==> flow/design.v <==
`timescale 1ns / 1ps
module CAN_TX(
        input wire clk,
        input wire rst,
        input wire sig,  
        output reg can_tx, output reg rst_n,
        output reg led,
        output reg [14:0] crc_reg,          
        output reg [3:0] dlc,               
        output reg [10:0] id,
        output reg [3:0] current_state,
        output reg [15:0]bit_counter ,
        output reg [63:0] data,
        output reg send_frame, sending_frame,idle      
    );
parameter IDLE = 0, SOF = 1, ID_STATE = 2, RTR = 3, IDE = 4, R0 = 5, DLC_STATE = 6, 
          DATA_STATE = 7, CRC_STATE = 8, DEL1 = 9, ACK_STATE = 10, DEL2 = 11, EOF_STATE = 12;
          parameter DEBOUNCE_MAX = 100000;  
          reg [16:0] debounce_counter;
          reg btn1_stable;
          reg btn1_last;
always @(posedge clk) begin
              if (sig != btn1_last) begin
                  debounce_counter <= DEBOUNCE_MAX;
              end else if (debounce_counter > 0) begin
                  debounce_counter <= debounce_counter - 1;
              end else begin
                  btn1_stable <= sig;
              end
              btn1_last <= sig;  
          end
wire SOF_BIT = 1'b0;
reg [3:0] next_state;
always @(posedge clk)
begin
  if (rst) begin
        rst_n <= 1'b0;
        led <= 1'b0;
        data <= 64'b0;
        id <= 11'b0;
        send_frame <= 1'b0;
        dlc <= 4'b0;
  end
  else if (sig) begin
        rst_n <= 1'b1;
        data <= 64'hAABBCCDDEEFF0001;
        id <= 11'b10000000001;
        send_frame <= 1'b1;
         led <= 1'b1;
        dlc[3:0] <=4'b1000;
    end        
    else begin
        rst_n <= 1'b0;
         led <= 1'b0;
        data <= 64'b0;  
        send_frame <= 1'b0;
     end   
end 
always @ (posedge clk) begin: STATE_MEMORY
    if (rst)
        current_state <= IDLE;
    else if (!send_frame)
        current_state <= IDLE;
    else if (send_frame)
        current_state <= next_state;
end	
always @(*) 
begin: NEXT_STATE_LOGIC
    case (current_state)
        IDLE: 
                next_state = SOF;
        SOF: 
            if (send_frame && !idle)
                next_state = ID_STATE;
            else 
                next_state = SOF;
        ID_STATE: 
            if (sending_frame && bit_counter == 11)begin 
                next_state = RTR; 
                end
            else 
                next_state = ID_STATE;
        RTR: 
            if (sending_frame) 
                next_state = IDE; 
            else 
                next_state = RTR;
        IDE: 
            if (sending_frame) 
                next_state = R0; 
            else 
                next_state = IDE;
        R0:
            if (sending_frame) 
                next_state = DLC_STATE; 
            else 
                next_state = R0;
        DLC_STATE: 
            if (sending_frame && bit_counter == 4) 
                next_state = DATA_STATE; 
            else 
                next_state = DLC_STATE;
        DATA_STATE: 
            if (sending_frame && bit_counter == (dlc * 8)) 
                next_state = CRC_STATE; 
            else 
                next_state = DATA_STATE;
        CRC_STATE: 
            if (sending_frame && bit_counter == 15) 
                next_state = DEL1; 
            else 
                next_state = CRC_STATE;
        DEL1:
            if (sending_frame) 
                next_state = ACK_STATE; 
            else 
                next_state = DEL1;        
        ACK_STATE: 
            if (sending_frame) 
                next_state = DEL2; 
            else 
                next_state = ACK_STATE;
        DEL2:
            if (sending_frame) 
                next_state = EOF_STATE; 
            else 
                next_state = DEL2;
        EOF_STATE: 
            if (sending_frame && bit_counter == 6) begin
                next_state = IDLE; 
                end
            else 
                next_state = EOF_STATE;
        default: 
            next_state = IDLE;
    endcase
end	
always @ (posedge clk) 
begin: OUTPUT_LOGIC
    if (rst) begin
        can_tx <= 1'b1;
        sending_frame <= 1'b0;
        bit_counter <= 0;
        crc_reg <= 15'b0;
        idle <= 1'b1;
    end else if (!rst_n) begin
        can_tx <= 1'b1;          
        sending_frame <= 1'b0;
        bit_counter <= 0;
        crc_reg <= 15'b0;
    end else begin
        case (current_state)
            IDLE: 
                if (send_frame && !sending_frame && idle) begin
                    sending_frame <= 1'b1;
                    idle<=1'b0;
                    can_tx <= SOF_BIT;    
                     end else begin
                        can_tx <= 1'b1;        
                end
            SOF: begin 
               can_tx <= id[10 - bit_counter];
               bit_counter <= bit_counter + 1;
            end
            ID_STATE: 
              begin
                can_tx <= id[10 - bit_counter];   
                bit_counter <= bit_counter + 1;
                if (bit_counter == 11) begin
                    can_tx <= 1'b0;
                    bit_counter <= 0;
                end        
              end
            RTR: 
              begin
                    can_tx <= 1'b0;
            end
            IDE: 
            begin
                can_tx <= 1'b0;   
            end
            R0:
              begin
                can_tx <= dlc[3 - bit_counter];
                 bit_counter <= bit_counter + 1;
            end
            DLC_STATE:
               begin
                can_tx <= dlc[3 - bit_counter];   
                bit_counter <= bit_counter + 1;
                if (bit_counter == 4) begin
                    bit_counter <= 1;
                    can_tx <= data[63];
                end  
            end
            DATA_STATE:  
              begin
                can_tx <= (bit_counter <= 63) ? data[63-bit_counter] : 1'b0;   
                bit_counter <= bit_counter + 1;
                if (bit_counter == (dlc * 8))
                    bit_counter <= 0;
            end
            CRC_STATE: 
            begin
                bit_counter <= bit_counter + 1;
                if (bit_counter == 15)
                    bit_counter <= 0;
            end
            DEL1:  
             begin
                can_tx <= 1'b1; 
            end
            ACK_STATE: 
                can_tx <= 1'b1;   
            DEL2:
            begin
                can_tx <= 1'b1;  
            end
            EOF_STATE:  
            begin
                can_tx <= 1'b1;   
                bit_counter <= bit_counter + 1;
                if (bit_counter == 6) begin
                    bit_counter <= 0;
                    sending_frame <= 0;
                    idle <=1'b1;
                end
            end
            default:
            can_tx <=1;
        endcase
  end  
end
function [14:0] nextCRC;
    input new_bit;
    input [14:0] crc_in;
    begin
        nextCRC[14] = crc_in[13] ^ new_bit;
        nextCRC[13] = crc_in[12] ^ crc_in[14] ^ new_bit;
        nextCRC[12] = crc_in[11];
        nextCRC[11] = crc_in[10] ^ crc_in[14] ^ new_bit;
        nextCRC[10] = crc_in[9];
        nextCRC[9]  = crc_in[8]  ^ crc_in[14] ^ new_bit;
        nextCRC[8]  = crc_in[7];
        nextCRC[7]  = crc_in[6];
        nextCRC[6]  = crc_in[5]  ^ crc_in[14] ^ new_bit;
        nextCRC[5]  = crc_in[4];
        nextCRC[4]  = crc_in[3]  ^ crc_in[14] ^ new_bit;
        nextCRC[3]  = crc_in[2];
        nextCRC[2]  = crc_in[1];
        nextCRC[1]  = crc_in[0]  ^ crc_in[14] ^ new_bit;
        nextCRC[0]  = new_bit;
    end
endfunction
endmodule
`timescale 1ns / 1ps
module CAN_RX (
    input wire clk,
    input wire rst,
    input wire can_rx_buf, 
    output reg SOF_detected,
    output reg receiving_frame,
    output reg can_rx,
    output reg [10:0] id_rx,     
    output reg [3:0] dlc_rx,     
    output reg [63:0] crc_rx,
    output reg [63:0] data_rx,   
    output reg [3:0] current_state,
    output reg [31:0] state_ascii,
    output reg red,
    output reg green,
    output reg blue,
    output reg debug_led,
    output reg [15:0]bit_counter, 
    output reg frame_valid  
);
    reg [14:0] crc_reg;
    reg rtr;
    reg r0;
    reg sof;
    reg [4:0] next_state;
    reg rst_n;
    parameter IDLE = 0, SOF = 1, ID_STATE = 2, RTR = 3, IDE = 4, R0 = 5, DLC_STATE = 6, 
              DATA_STATE = 7, CRC_STATE = 8, DEL1 = 9, ACK_STATE = 10, DEL2=11, EOF_STATE = 12;
    reg [3:0] data_length;
always @(*) begin
        case (current_state)
            IDLE:       state_ascii = "IDLE";  
            SOF:        state_ascii = "SOF ";  
            ID_STATE:   state_ascii = "ID  ";  
            RTR:        state_ascii = "RTR ";  
            IDE:        state_ascii = "IDE ";  
            R0:         state_ascii = "R0  ";  
            DLC_STATE:  state_ascii = "DLC ";  
            DATA_STATE: state_ascii = "DATA";  
            CRC_STATE:  state_ascii = "CRC ";  
            DEL1:       state_ascii = "DEL1";  
            ACK_STATE:  state_ascii = "ACK ";  
            DEL2:       state_ascii = "DEL2";  
            EOF_STATE:  state_ascii = "EOF ";  
            default:    state_ascii = "UNK ";  
        endcase
    end
always @(posedge clk)
begin   
    if (rst) begin
    SOF_detected <= 0;
    receiving_frame <= 0;
    end
    else begin
    if (current_state == IDLE && !can_rx && !SOF_detected)begin
    SOF_detected <=1;
    receiving_frame <= 1'b1;
    end
    else begin
    if (current_state != IDLE && SOF_detected)
    SOF_detected <=1;
    end
    if (current_state == EOF_STATE && bit_counter==6 && SOF_detected)
    SOF_detected <=0;
    end
end    
always @(posedge clk)
begin   
    if (rst) begin
        current_state <= IDLE;
    end
    else if (receiving_frame) begin       
        current_state <= next_state;
    end        
    else begin
        current_state <= IDLE;
     end
end      
    always @(*) begin
        can_rx = can_rx_buf; 
    end
    always @(*)
    begin: NEXT_STATE_LOGIC
        case (current_state)
            IDLE: 
                if (SOF_detected)
                    next_state = ID_STATE; 
                else 
                    next_state = IDLE;
            SOF: 
                if (bit_counter == 1) 
                    next_state = ID_STATE; 
                else 
                    next_state = SOF;
            ID_STATE: 
                if (frame_valid && bit_counter == 10) 
                    next_state = RTR; 
                else 
                    next_state = ID_STATE;
            RTR: 
                if (frame_valid)
                    next_state = IDE; 
                else 
                    next_state = RTR;
            IDE: 
                if (frame_valid) 
                    next_state = R0; 
                else 
                    next_state = IDE;
            R0:
                if (frame_valid) 
                    next_state = DLC_STATE; 
                else 
                    next_state = R0;
            DLC_STATE: 
                if (frame_valid && bit_counter == 3) 
                    next_state = DATA_STATE; 
                else 
                    next_state = DLC_STATE;
            DATA_STATE: 
                if (frame_valid && bit_counter == (data_length * 8)) 
                    next_state = CRC_STATE; 
                else 
                    next_state = DATA_STATE;
            CRC_STATE: 
                if (frame_valid && bit_counter == 14) 
                    next_state = DEL1; 
                else 
                    next_state = CRC_STATE;
            DEL1: 
                if (frame_valid) 
                    next_state = ACK_STATE; 
                else 
                    next_state = DEL1;        
            ACK_STATE: 
                if (frame_valid)
                    next_state = DEL2; 
                else 
                    next_state = ACK_STATE;
            DEL2: 
                if (frame_valid) 
                    next_state = EOF_STATE; 
                else 
                    next_state = DEL2;        
            EOF_STATE: 
                if (frame_valid && bit_counter == 6) 
                    next_state = IDLE; 
                else 
                    next_state = EOF_STATE;
            default: 
                next_state = IDLE;
        endcase 
    end	
always @(posedge clk)
begin
  if (rst) begin
    frame_valid <= 1'b0;
    debug_led <= 1'b0;
    id_rx <= 11'b0;
    dlc_rx <= 4'b0;
    data_rx <= 64'b0;
    crc_rx <= 64'b0;
    bit_counter <= 0;
    red <= 1'b0;
    green <= 1'b0;
    blue <= 1'b0;
    data_length = 4'b0;
  end
  else
  case (current_state)
  IDLE: begin
             if (receiving_frame && !frame_valid) begin
                 frame_valid <= 1'b1;
                 debug_led <= 1'b0;
                 id_rx[10 - bit_counter] <= can_rx;   
                 bit_counter <= bit_counter + 1;
                end else begin
                end 
                end
  SOF: begin
                            red <= 1'b1;
                            green <= 1'b0; 
                            blue <= 1'b1;  
                   id_rx[10 - bit_counter] <= can_rx;          
                   bit_counter <= bit_counter + 1;  
                end
  ID_STATE:  begin
                    id_rx[10 - bit_counter] <= can_rx;
                    bit_counter <= bit_counter + 1;
                    if (bit_counter == 10) begin
                        bit_counter <= 0;
                    end
                end
   RTR:   begin
                end
                IDE:   begin                           
                end
                R0:   begin                        
                end
  DLC_STATE: begin 
                    case (bit_counter)
                        0: dlc_rx[3] <= can_rx;   
                        1: dlc_rx[2] <= can_rx;
                        2: dlc_rx[1] <= can_rx;
                        3: dlc_rx[0] <= can_rx;   
                    endcase
                    bit_counter <= bit_counter + 1;
                    if (bit_counter == 3) begin
                        bit_counter <= 1;
                        red <= 1'b1;
                         green <= 1'b1; 
                         blue <= 1'b0;  
                    end
                end
                DATA_STATE:  begin
                    case (dlc_rx)
                                    4'b0000: data_length = 0;        
                                    4'b0001: data_length = 1;        
                                    4'b0010: data_length = 2;       
                                    4'b0011: data_length = 3;       
                                    4'b0100: data_length = 4;       
                                    4'b0101: data_length = 5;       
                                    4'b0110: data_length = 6;       
                                    4'b0111: data_length = 7;       
                                    4'b1000: data_length = 8;       
                           default: data_length = 0;     
                     endcase
                    if (((data_length*8))-bit_counter <= 63)
                    data_rx[((data_length*8))-bit_counter] <= can_rx;
                    bit_counter <= bit_counter + 1;
                    if (bit_counter == (data_length * 8) ) begin
                        bit_counter <= 0;
                        red <= 1'b1;
                            green <= 1'b0; 
                            blue <= 1'b0;  
                    end
                end
                CRC_STATE:  begin
                    crc_rx[bit_counter] <= can_rx;
                    bit_counter <= bit_counter + 1;
                    if (bit_counter == 14) begin
                        bit_counter <= 0;
                    end
                end
                DEL1:  begin
                end
                ACK_STATE:   begin
                end
                DEL2:  begin
                   red <= 1'b1;
                   green <= 1'b0; 
                   blue <= 1'b0;  
                end
                EOF_STATE:  begin
                    if (can_rx == 1'b1)    
                    bit_counter <= bit_counter + 1;
                    if (bit_counter == 4) begin
                        id_rx <= 11'b00000000000;
                        dlc_rx <= 4'b0000;
                    end      
                    if (bit_counter == 6) begin
                        bit_counter <= 0;
                        frame_valid <= 1'b0;   
                        debug_led <= 1'b1;
                        red <= 1'b0;
                        green <= 1'b1; 
                        blue <= 1'b1;
                    end
   end
   endcase                 
end   
endmodule
module can_node (
    input  wire        clk,
    input  wire        rst,
    input  wire        tx_sig,
    output wire        tx_can_tx,
    output wire        tx_rst_n,
    output wire        tx_led,
    output wire [14:0] tx_crc_reg,
    output wire [3:0]  tx_dlc,
    output wire [10:0] tx_id,
    output wire [3:0]  tx_current_state,
    output wire [15:0] tx_bit_counter,
    output wire [63:0] tx_data,
    output wire        tx_send_frame,
    output wire        tx_sending_frame,
    output wire        tx_idle,
    input  wire        rx_can_rx_buf,
    output wire        rx_SOF_detected,
    output wire        rx_receiving_frame,
    output wire        rx_can_rx,
    output wire [10:0] rx_id_rx,
    output wire [3:0]  rx_dlc_rx,
    output wire [63:0] rx_crc_rx,
    output wire [63:0] rx_data_rx,
    output wire [3:0]  rx_current_state,
    output wire [31:0] rx_state_ascii,
    output wire        rx_red,
    output wire        rx_green,
    output wire        rx_blue,
    output wire        rx_debug_led,
    output wire [15:0] rx_bit_counter,
    output wire        rx_frame_valid
);
    CAN_TX u_tx (
        .clk(clk), .rst(rst), .sig(tx_sig),
        .can_tx(tx_can_tx), .rst_n(tx_rst_n), .led(tx_led),
        .crc_reg(tx_crc_reg), .dlc(tx_dlc), .id(tx_id),
        .current_state(tx_current_state), .bit_counter(tx_bit_counter),
        .data(tx_data), .send_frame(tx_send_frame),
        .sending_frame(tx_sending_frame), .idle(tx_idle)
    );
    CAN_RX u_rx (
        .clk(clk), .rst(rst), .can_rx_buf(rx_can_rx_buf),
        .SOF_detected(rx_SOF_detected), .receiving_frame(rx_receiving_frame),
        .can_rx(rx_can_rx), .id_rx(rx_id_rx), .dlc_rx(rx_dlc_rx),
        .crc_rx(rx_crc_rx), .data_rx(rx_data_rx),
        .current_state(rx_current_state), .state_ascii(rx_state_ascii),
        .red(rx_red), .green(rx_green), .blue(rx_blue),
        .debug_led(rx_debug_led), .bit_counter(rx_bit_counter),
        .frame_valid(rx_frame_valid)
    );
endmodule
Wiki page: can_node / tool data

Reports on can_node
Module can_node before and after one edit of its RTL, step after step. "before" refers to lines of the RTL above, "after" to lines of the edited file. "difference": "after" minus "before" as printed here. "relative change": 100 x difference / "before". Cell names lack the library's common part. A cell with n/a has no value.

Top module: can_node. Clock: clk. Standard-cell library: sky130hd. Corner: tt_025C_1v80.

The edit
Unified diff, file above to edited file. This change comes from a script, not from a designer. The edited design behaves differently; no optimisation was intended.

```diff
@@ -537,5 +537,5 @@
     output wire [3:0]  tx_dlc,
     output wire [10:0] tx_id,
-    output wire [3:0]  tx_current_state,
+    output wire [3:0]  tx_current_state_ext,
     output wire [15:0] tx_bit_counter,
     output wire [63:0] tx_data,
@@ -560,4 +560,8 @@
     output wire        rx_frame_valid
 );
+    wire [3:0] tx_current_state;
+    reg [3:0] tx_current_state_s1;
+    always @(posedge clk) tx_current_state_s1 <= tx_current_state;
+    assign tx_current_state_ext = tx_current_state_s1;
     CAN_TX u_tx (
         .clk(clk), .rst(rst), .sig(tx_sig),
```

Elaborated design
Yosys after proc, flatten, opt, wreduce and memory -nomap, before mapping. Print and check cells are not counted. Memory sizes are those after Yosys's memory passes, which may raise the word count (mostly to a power of two), join words into wider ones and drop unused or constant bits.

Operators by class: $add $sub $neg (before 10, after 10, difference 0, relative change 0.00%); $lt $le $gt $ge (before 2, after 2, difference 0, relative change 0.00%); eq/ne operators (before 50, after 50, difference 0, relative change 0.00%); shift operators (before 9, after 9, difference 0, relative change 0.00%); multiplexer cells (before 84, after 84, difference 0, relative change 0.00%); bitwise gates (word level) (before 11, after 11, difference 0, relative change 0.00%); reduce/logical cells (before 56, after 56, difference 0, relative change 0.00%).

Unchanged operator kinds not shown: 66.

Storage and ports: bits in registers (before 264, after 268, difference +4, relative change +1.52%); bits in read-only memories (before 464, after 464, difference 0, relative change 0.00%); word width x clocked read ports (before 25, after 25, difference 0, relative change 0.00%); memories (before 2, after 2, difference 0, relative change 0.00%); input port bits (before 4, after 4, difference 0, relative change 0.00%); output and inout port bits (before 323, after 323, difference 0, relative change 0.00%); word-level cells (before 250, after 251, difference +1, relative change +0.40%).

Memory list: words x width with read and write ports (before 16 x 25 bit 1R0W; 16 x 4 bit 1R0W, after 16 x 25 bit 1R0W; 16 x 4 bit 1R0W).

Depth
Depth = most cells in a row (Yosys ltp): at word level without a register or memory, in the mapped netlist without a sequential cell, where the memories' decode and read muxes count.

Depth: word-level depth (before 9, after 9, difference 0, relative change 0.00%); ABC_AREA (before 0, after 0); gate-level depth with buffers (before 20, after 21, difference +1, relative change +5.00%); gate-level depth less buffers (before 15, after 17, difference +2, relative change +13.33%).

Netlist
Yosys stat after the flow's synthesis: flattened, memories mapped to cells. It holds for the ABC_AREA given above (unset counts as 0); a run with the other value may have another netlist.

Cells by type: nand2_1 (before 241, after 124, difference -117, relative change -48.55%); nor2_1 (before 163, after 206, difference +43, relative change +26.38%); nand3_1 (before 139, after 101, difference -38, relative change -27.34%); a21oi_1 (before 153, after 120, difference -33, relative change -21.57%); o21ai_0 (before 36, after 68, difference +32, relative change +88.89%); nand4_1 (before 30, after 58, difference +28, relative change +93.33%); nor2b_1 (before 15, after 43, difference +28, relative change +186.67%); mux2i_1 (before 38, after 64, difference +26, relative change +68.42%); o31ai_1 (before 7, after 27, difference +20, relative change +285.71%); o41ai_1 (before 15, after 30, difference +15, relative change +100.00%); nor3_1 (before 53, after 67, difference +14, relative change +26.42%); xnor2_1 (before 43, after 54, difference +11, relative change +25.58%); nand2b_1 (before 32, after 21, difference -11, relative change -34.38%); buf_2 (before 8, after 18, difference +10, relative change +125.00%); a22oi_1 (before 12, after 3, difference -9, relative change -75.00%); clkbuf_1 (before 87, after 94, difference +7, relative change +8.05%); inv_1 (before 38, after 31, difference -7, relative change -18.42%); xor2_1 (before 31, after 24, difference -7, relative change -22.58%).

Unchanged cell types not shown: 11. The list need not be complete.

Synthesis totals: cell count (before 1796, after 1800, difference +4, relative change +0.22%); mapped area (sq mm) (before 0.0136844, after 0.0140535, difference +0.0003691, relative change +2.70%); sequential area (sq mm) (before 0.0044843, after 0.0045644, difference +0.0000801, relative change +1.79%); flip-flops (before 224, after 228, difference +4, relative change +1.79%); buffer cells (before 213, after 231, difference +18, relative change +8.45%).

The figures by module come from a second, unflattened synthesis with its own total; it is not the netlist above.

Second synthesis, totals: cell total of the unflattened synthesis (before 1735, after 1739, difference +4, relative change +0.23%); area (unflattened synthesis) (sq mm) (before 0.0132377, after 0.0133178, difference +0.0000801, relative change +0.61%).

Rows give one instance, submodules left out.

By module, before: CAN_RX (instances 1, cells 1401, area 0.0106452 sq mm, seq. area 0.0039838 sq mm); CAN_TX (instances 1, cells 334, area 0.0025925 sq mm, seq. area 0.0005005 sq mm); can_node (instances 1, cells 0, area 0 sq mm, seq. area 0 sq mm).

By module, after: CAN_RX (instances 1, cells 1401, area 0.0106452 sq mm, seq. area 0.0039838 sq mm); CAN_TX (instances 1, cells 334, area 0.0025925 sq mm, seq. area 0.0005005 sq mm); can_node (instances 1, cells 4, area 0.0000801 sq mm, seq. area 0.0000801 sq mm).

Worst setup path after synthesis
OpenSTA on the mapped netlist: ideal clock, no wires. The path of least setup slack (recovery checks aside). Input and output delay are each 20% of the period. Register names are those of the netlist, which keeps one name where synthesis merged equal registers.

Path post-synthesis: path kind (before reg2reg, after reg2reg); start (before register u_rx.bit_counter[0], after register u_rx.bit_counter[0]); end (before register u_rx.data_rx[4], after register u_rx.data_rx[33]); clock period (ns) (before 7.0, after 7.0, difference 0.0, relative change 0.00%); setup time (ns) (before 0.132, after 0.132, difference 0.000); time at the first pin (ns) (before 0.000, after 0.000, difference 0.000); data arrival time (ns) (before 4.925, after 4.161, difference -0.764, relative change -15.51%); setup slack (ns) (before 1.943, after 2.707, difference +0.764); delay of the path (ns) (before 5.057, after 4.293, difference -0.764, relative change -15.11%); driving pins on the path (before 21, after 21, difference 0, relative change 0.00%); period reached after synthesis (ns) (before 5.057, after 4.293, difference -0.764, relative change -15.11%).

"delay of the path" = arrival - input delay + setup time. "driving pins on the path" counts driving pins, that of a launching flip-flop among them; a cell with two outputs on the path counts twice. "period reached after synthesis" is the clock period less the worst setup slack; recovery checks do not enter. This is arithmetic on one report: input and output delays are still those of the set period (20% each). Between the ends stands the longest chain of elaborated cells between them, by number of cells; it is not shown to be the way that was timed. Of several equally long chains one is given. A line is the first line of the expression or statement that the cell stems from. Yosys adds cells for indexed reads and writes and turns some case tables into memories. A register here has more assigning lines than the two given. Lines with a computed index may be missing from the assigning lines.

On the way, post-synthesis, before:
Cells stage by stage: dfxtp_1 > clkbuf_1 > clkbuf_1 > inv_1 > ha_1 > nor2b_1 > clkbuf_1 > maj3_2 > xnor2_1 > nand2_1 > or4b_1 > nor3_1 > o211a_1 > ha_1 > nor4bb_1 > a32oi_1 > buf_2 > or4_1 > buf_6 > o21ai_2 > a21oi_1. Under cells in the longest elaborated chain stands 6. The entry for elaborated cells on any way between the ends reads 9. Those cells by class: add/sub (2); compare (1); shift (2); logic (3); reduce/logical (1).

RTL lines, path post-synthesis, before: start, declared (line 274) `output reg [15:0]bit_counter,`; start, assigned (line 432) `bit_counter <= bit_counter + 1;`; start, assigned (line 441) `bit_counter <= bit_counter + 1;`; subtractor 7 x 16 -> 17 bit (line 485) `data_rx[((data_length*8))-bit_counter] <= can_rx;`; negator 32 -> 33 bit (line 485); variable shift 1 x 33 -> 64 bit (line 485); NOT 64 bit (line 485); bitwise AND 64 bit (line 485); bitwise OR 64 bit (line 485); end, assigned (line 417) `data_rx <= 64'b0;`; end, declared (line 267) `output reg [63:0] data_rx,`.

On the way, post-synthesis, after:
Cells stage by stage: dfxtp_1 > buf_2 > clkbuf_1 > inv_1 > ha_1 > buf_2 > nand2b_1 > maj3_2 > o21a_1 > nor3_1 > mux2i_1 > a22oi_1 > or3_1 > nor3_1 > ha_1 > nand3_1 > nor3_1 > nand2b_1 > clkbuf_1 > o41ai_1 > a21oi_1. Under cells in the longest elaborated chain stands 6. The entry for elaborated cells on any way between the ends reads 9. Those cells by class: add/sub (2); compare (1); shift (2); logic (3); reduce/logical (1).

RTL lines, path post-synthesis, after: start, declared (line 274) `output reg [15:0]bit_counter,`; start, assigned (line 432) `bit_counter <= bit_counter + 1;`; start, assigned (line 441) `bit_counter <= bit_counter + 1;`; subtractor 7 x 16 -> 17 bit (line 485) `data_rx[((data_length*8))-bit_counter] <= can_rx;`; negator 32 -> 33 bit (line 485); variable shift 1 x 33 -> 64 bit (line 485); NOT 64 bit (line 485); bitwise AND 64 bit (line 485); bitwise OR 64 bit (line 485); end, assigned (line 417) `data_rx <= 64'b0;`; end, declared (line 267) `output reg [63:0] data_rx,`.

Timing after layout
Path of least setup slack in the final report of each run of set A (OpenROAD, finished layout, wires in). Where an end is a register, its clock arrival counts in the times.

Path post-layout: path kind (before reg2reg, after reg2reg); start (before register u_rx.bit_counter[0], after register u_rx.bit_counter[0]); end (before register u_rx.data_rx[9], after register u_rx.data_rx[61]); clock period (ns) (before 7.0, after 7.0, difference 0.0, relative change 0.00%); setup time (ns) (before 0.16, after 0.17, difference +0.01); time at the first pin (ns) (before 0.53, after 0.55, difference +0.02, relative change +3.77%); data arrival time (ns) (before 6.02, after 5.57, difference -0.45, relative change -7.48%); setup slack (ns) (before 1.37, after 1.79, difference +0.42); driving pins on the path (before 17, after 16, difference -1, relative change -5.88%).

Between the ends stands the longest chain of elaborated cells between them, by number of cells; it is not shown to be the way that was timed. Of several equally long chains one is given. A register here has more assigning lines than the two given. Lines with a computed index may be missing from the assigning lines.

On the way, post-layout, before:
Cells stage by stage: dfxtp_1 > inv_1 > ha_1 > nor2b_1 > maj3_2 > xnor2_1 > nand2_1 > or4b_1 > nor3_1 > o211a_1 > ha_1 > nor4bb_1 > a32oi_1 > buf_4 > or4_1 > o21ai_2 > a21oi_1. Under cells in the longest elaborated chain stands 6. The entry for elaborated cells on any way between the ends reads 9. Those cells by class: add/sub (2); compare (1); shift (2); logic (3); reduce/logical (1).

RTL lines, path post-layout, before: start, declared (line 274) `output reg [15:0]bit_counter,`; start, assigned (line 432) `bit_counter <= bit_counter + 1;`; start, assigned (line 441) `bit_counter <= bit_counter + 1;`; subtractor 7 x 16 -> 17 bit (line 485) `data_rx[((data_length*8))-bit_counter] <= can_rx;`; negator 32 -> 33 bit (line 485); variable shift 1 x 33 -> 64 bit (line 485); NOT 64 bit (line 485); bitwise AND 64 bit (line 485); bitwise OR 64 bit (line 485); end, assigned (line 417) `data_rx <= 64'b0;`; end, declared (line 267) `output reg [63:0] data_rx,`.

On the way, post-layout, after:
Cells stage by stage: dfxtp_1 > inv_1 > ha_1 > xor2_1 > nand2_1 > nor2_1 > nand4_1 > or3_1 > nor3_1 > ha_1 > nand3_1 > nor3_1 > buf_4 > nand2b_2 > o41ai_1 > a21oi_1. Under cells in the longest elaborated chain stands 6. The entry for elaborated cells on any way between the ends reads 9. Those cells by class: add/sub (2); compare (1); shift (2); logic (3); reduce/logical (1).

RTL lines, path post-layout, after: start, declared (line 274) `output reg [15:0]bit_counter,`; start, assigned (line 432) `bit_counter <= bit_counter + 1;`; start, assigned (line 441) `bit_counter <= bit_counter + 1;`; subtractor 7 x 16 -> 17 bit (line 485) `data_rx[((data_length*8))-bit_counter] <= can_rx;`; negator 32 -> 33 bit (line 485); variable shift 1 x 33 -> 64 bit (line 485); NOT 64 bit (line 485); bitwise AND 64 bit (line 485); bitwise OR 64 bit (line 485); end, assigned (line 417) `data_rx <= 64'b0;`; end, declared (line 267) `output reg [63:0] data_rx,`.

Layout results
Both versions went through the flow (Yosys, OpenROAD) with the same settings in each pair. Constraints: input delay and output delay 20% of the set period each, output load 0.01 pF.

Flow settings, set A:
The figure for CORE_UTILIZATION is 40. The entry for period_ns reads 7.0. For CAP_MARGIN the number is 20. Under CORE_MARGIN stands 2. For SLEW_MARGIN the number is 20.

Results, set A: chip area after synthesis (Yosys) (sq mm) (before 0.0136844, after 0.0140535, difference +0.0003691, relative change +2.70%); total die area (sq mm) (before 0.0357059, after 0.0366493, difference +0.0009434, relative change +2.64%); standard-cell area after layout (sq mm) (before 0.0168311, after 0.017199, difference +0.0003679, relative change +2.19%); utilization in the final report (%) (before 50.1, after 49.8, difference -0.3); worst setup slack after layout (ns) (before 1.371, after 1.794, difference +0.423); summed negative setup slack (ns) (before 0.000, after 0.000, difference 0.000); post-route worst hold slack (ns) (before 0.454, after 0.462, difference +0.008); total power of the final layout (W) (before 0.003218, after 0.00343, difference +0.000212, relative change +6.59%); clock period reached (ns) (before 5.629, after 5.206, difference -0.423, relative change -7.51%).

Flow settings, set B:
The figure for CELL_PAD_IN_SITES_DETAIL_PLACEMENT is 0. Under CORE_ASPECT_RATIO stands 1.06. Under CORE_MARGIN stands 2. The figure for CORE_UTILIZATION is 37. MAX_ROUTING_LAYER: met4. MIN_ROUTING_LAYER: met2. The figure for PLACE_DENSITY is 0.83. For SLEW_MARGIN the number is 5. TNS_END_PERCENT: 25. The entry for period_ns reads 7.75. For CAP_MARGIN the number is 20.

Results, set B: chip area after synthesis (Yosys) (sq mm) (before 0.0136844, after 0.0140535, difference +0.0003691, relative change +2.70%); total die area (sq mm) (before 0.0385396, after 0.0395578, difference +0.0010182, relative change +2.64%); standard-cell area after layout (sq mm) (before 0.016975, after 0.0172591, difference +0.0002841, relative change +1.67%); utilization in the final report (%) (before 46.5, after 46.1, difference -0.4); worst setup slack after layout (ns) (before 2.017, after 2.231, difference +0.214); summed negative setup slack (ns) (before 0.000, after 0.000, difference 0.000); post-route worst hold slack (ns) (before 0.455, after 0.468, difference +0.013); total power of the final layout (W) (before 0.003055, after 0.003147, difference +0.000092, relative change +3.01%); clock period reached (ns) (before 5.733, after 5.519, difference -0.214, relative change -3.73%).

By "clock period reached" is meant the clock period of the run minus its worst setup slack. This is arithmetic on one report: input and output delays are still those of the set period (20% each). "total power of the final layout" rests on the timing tool's default activity at the inputs, not on a simulated workload.
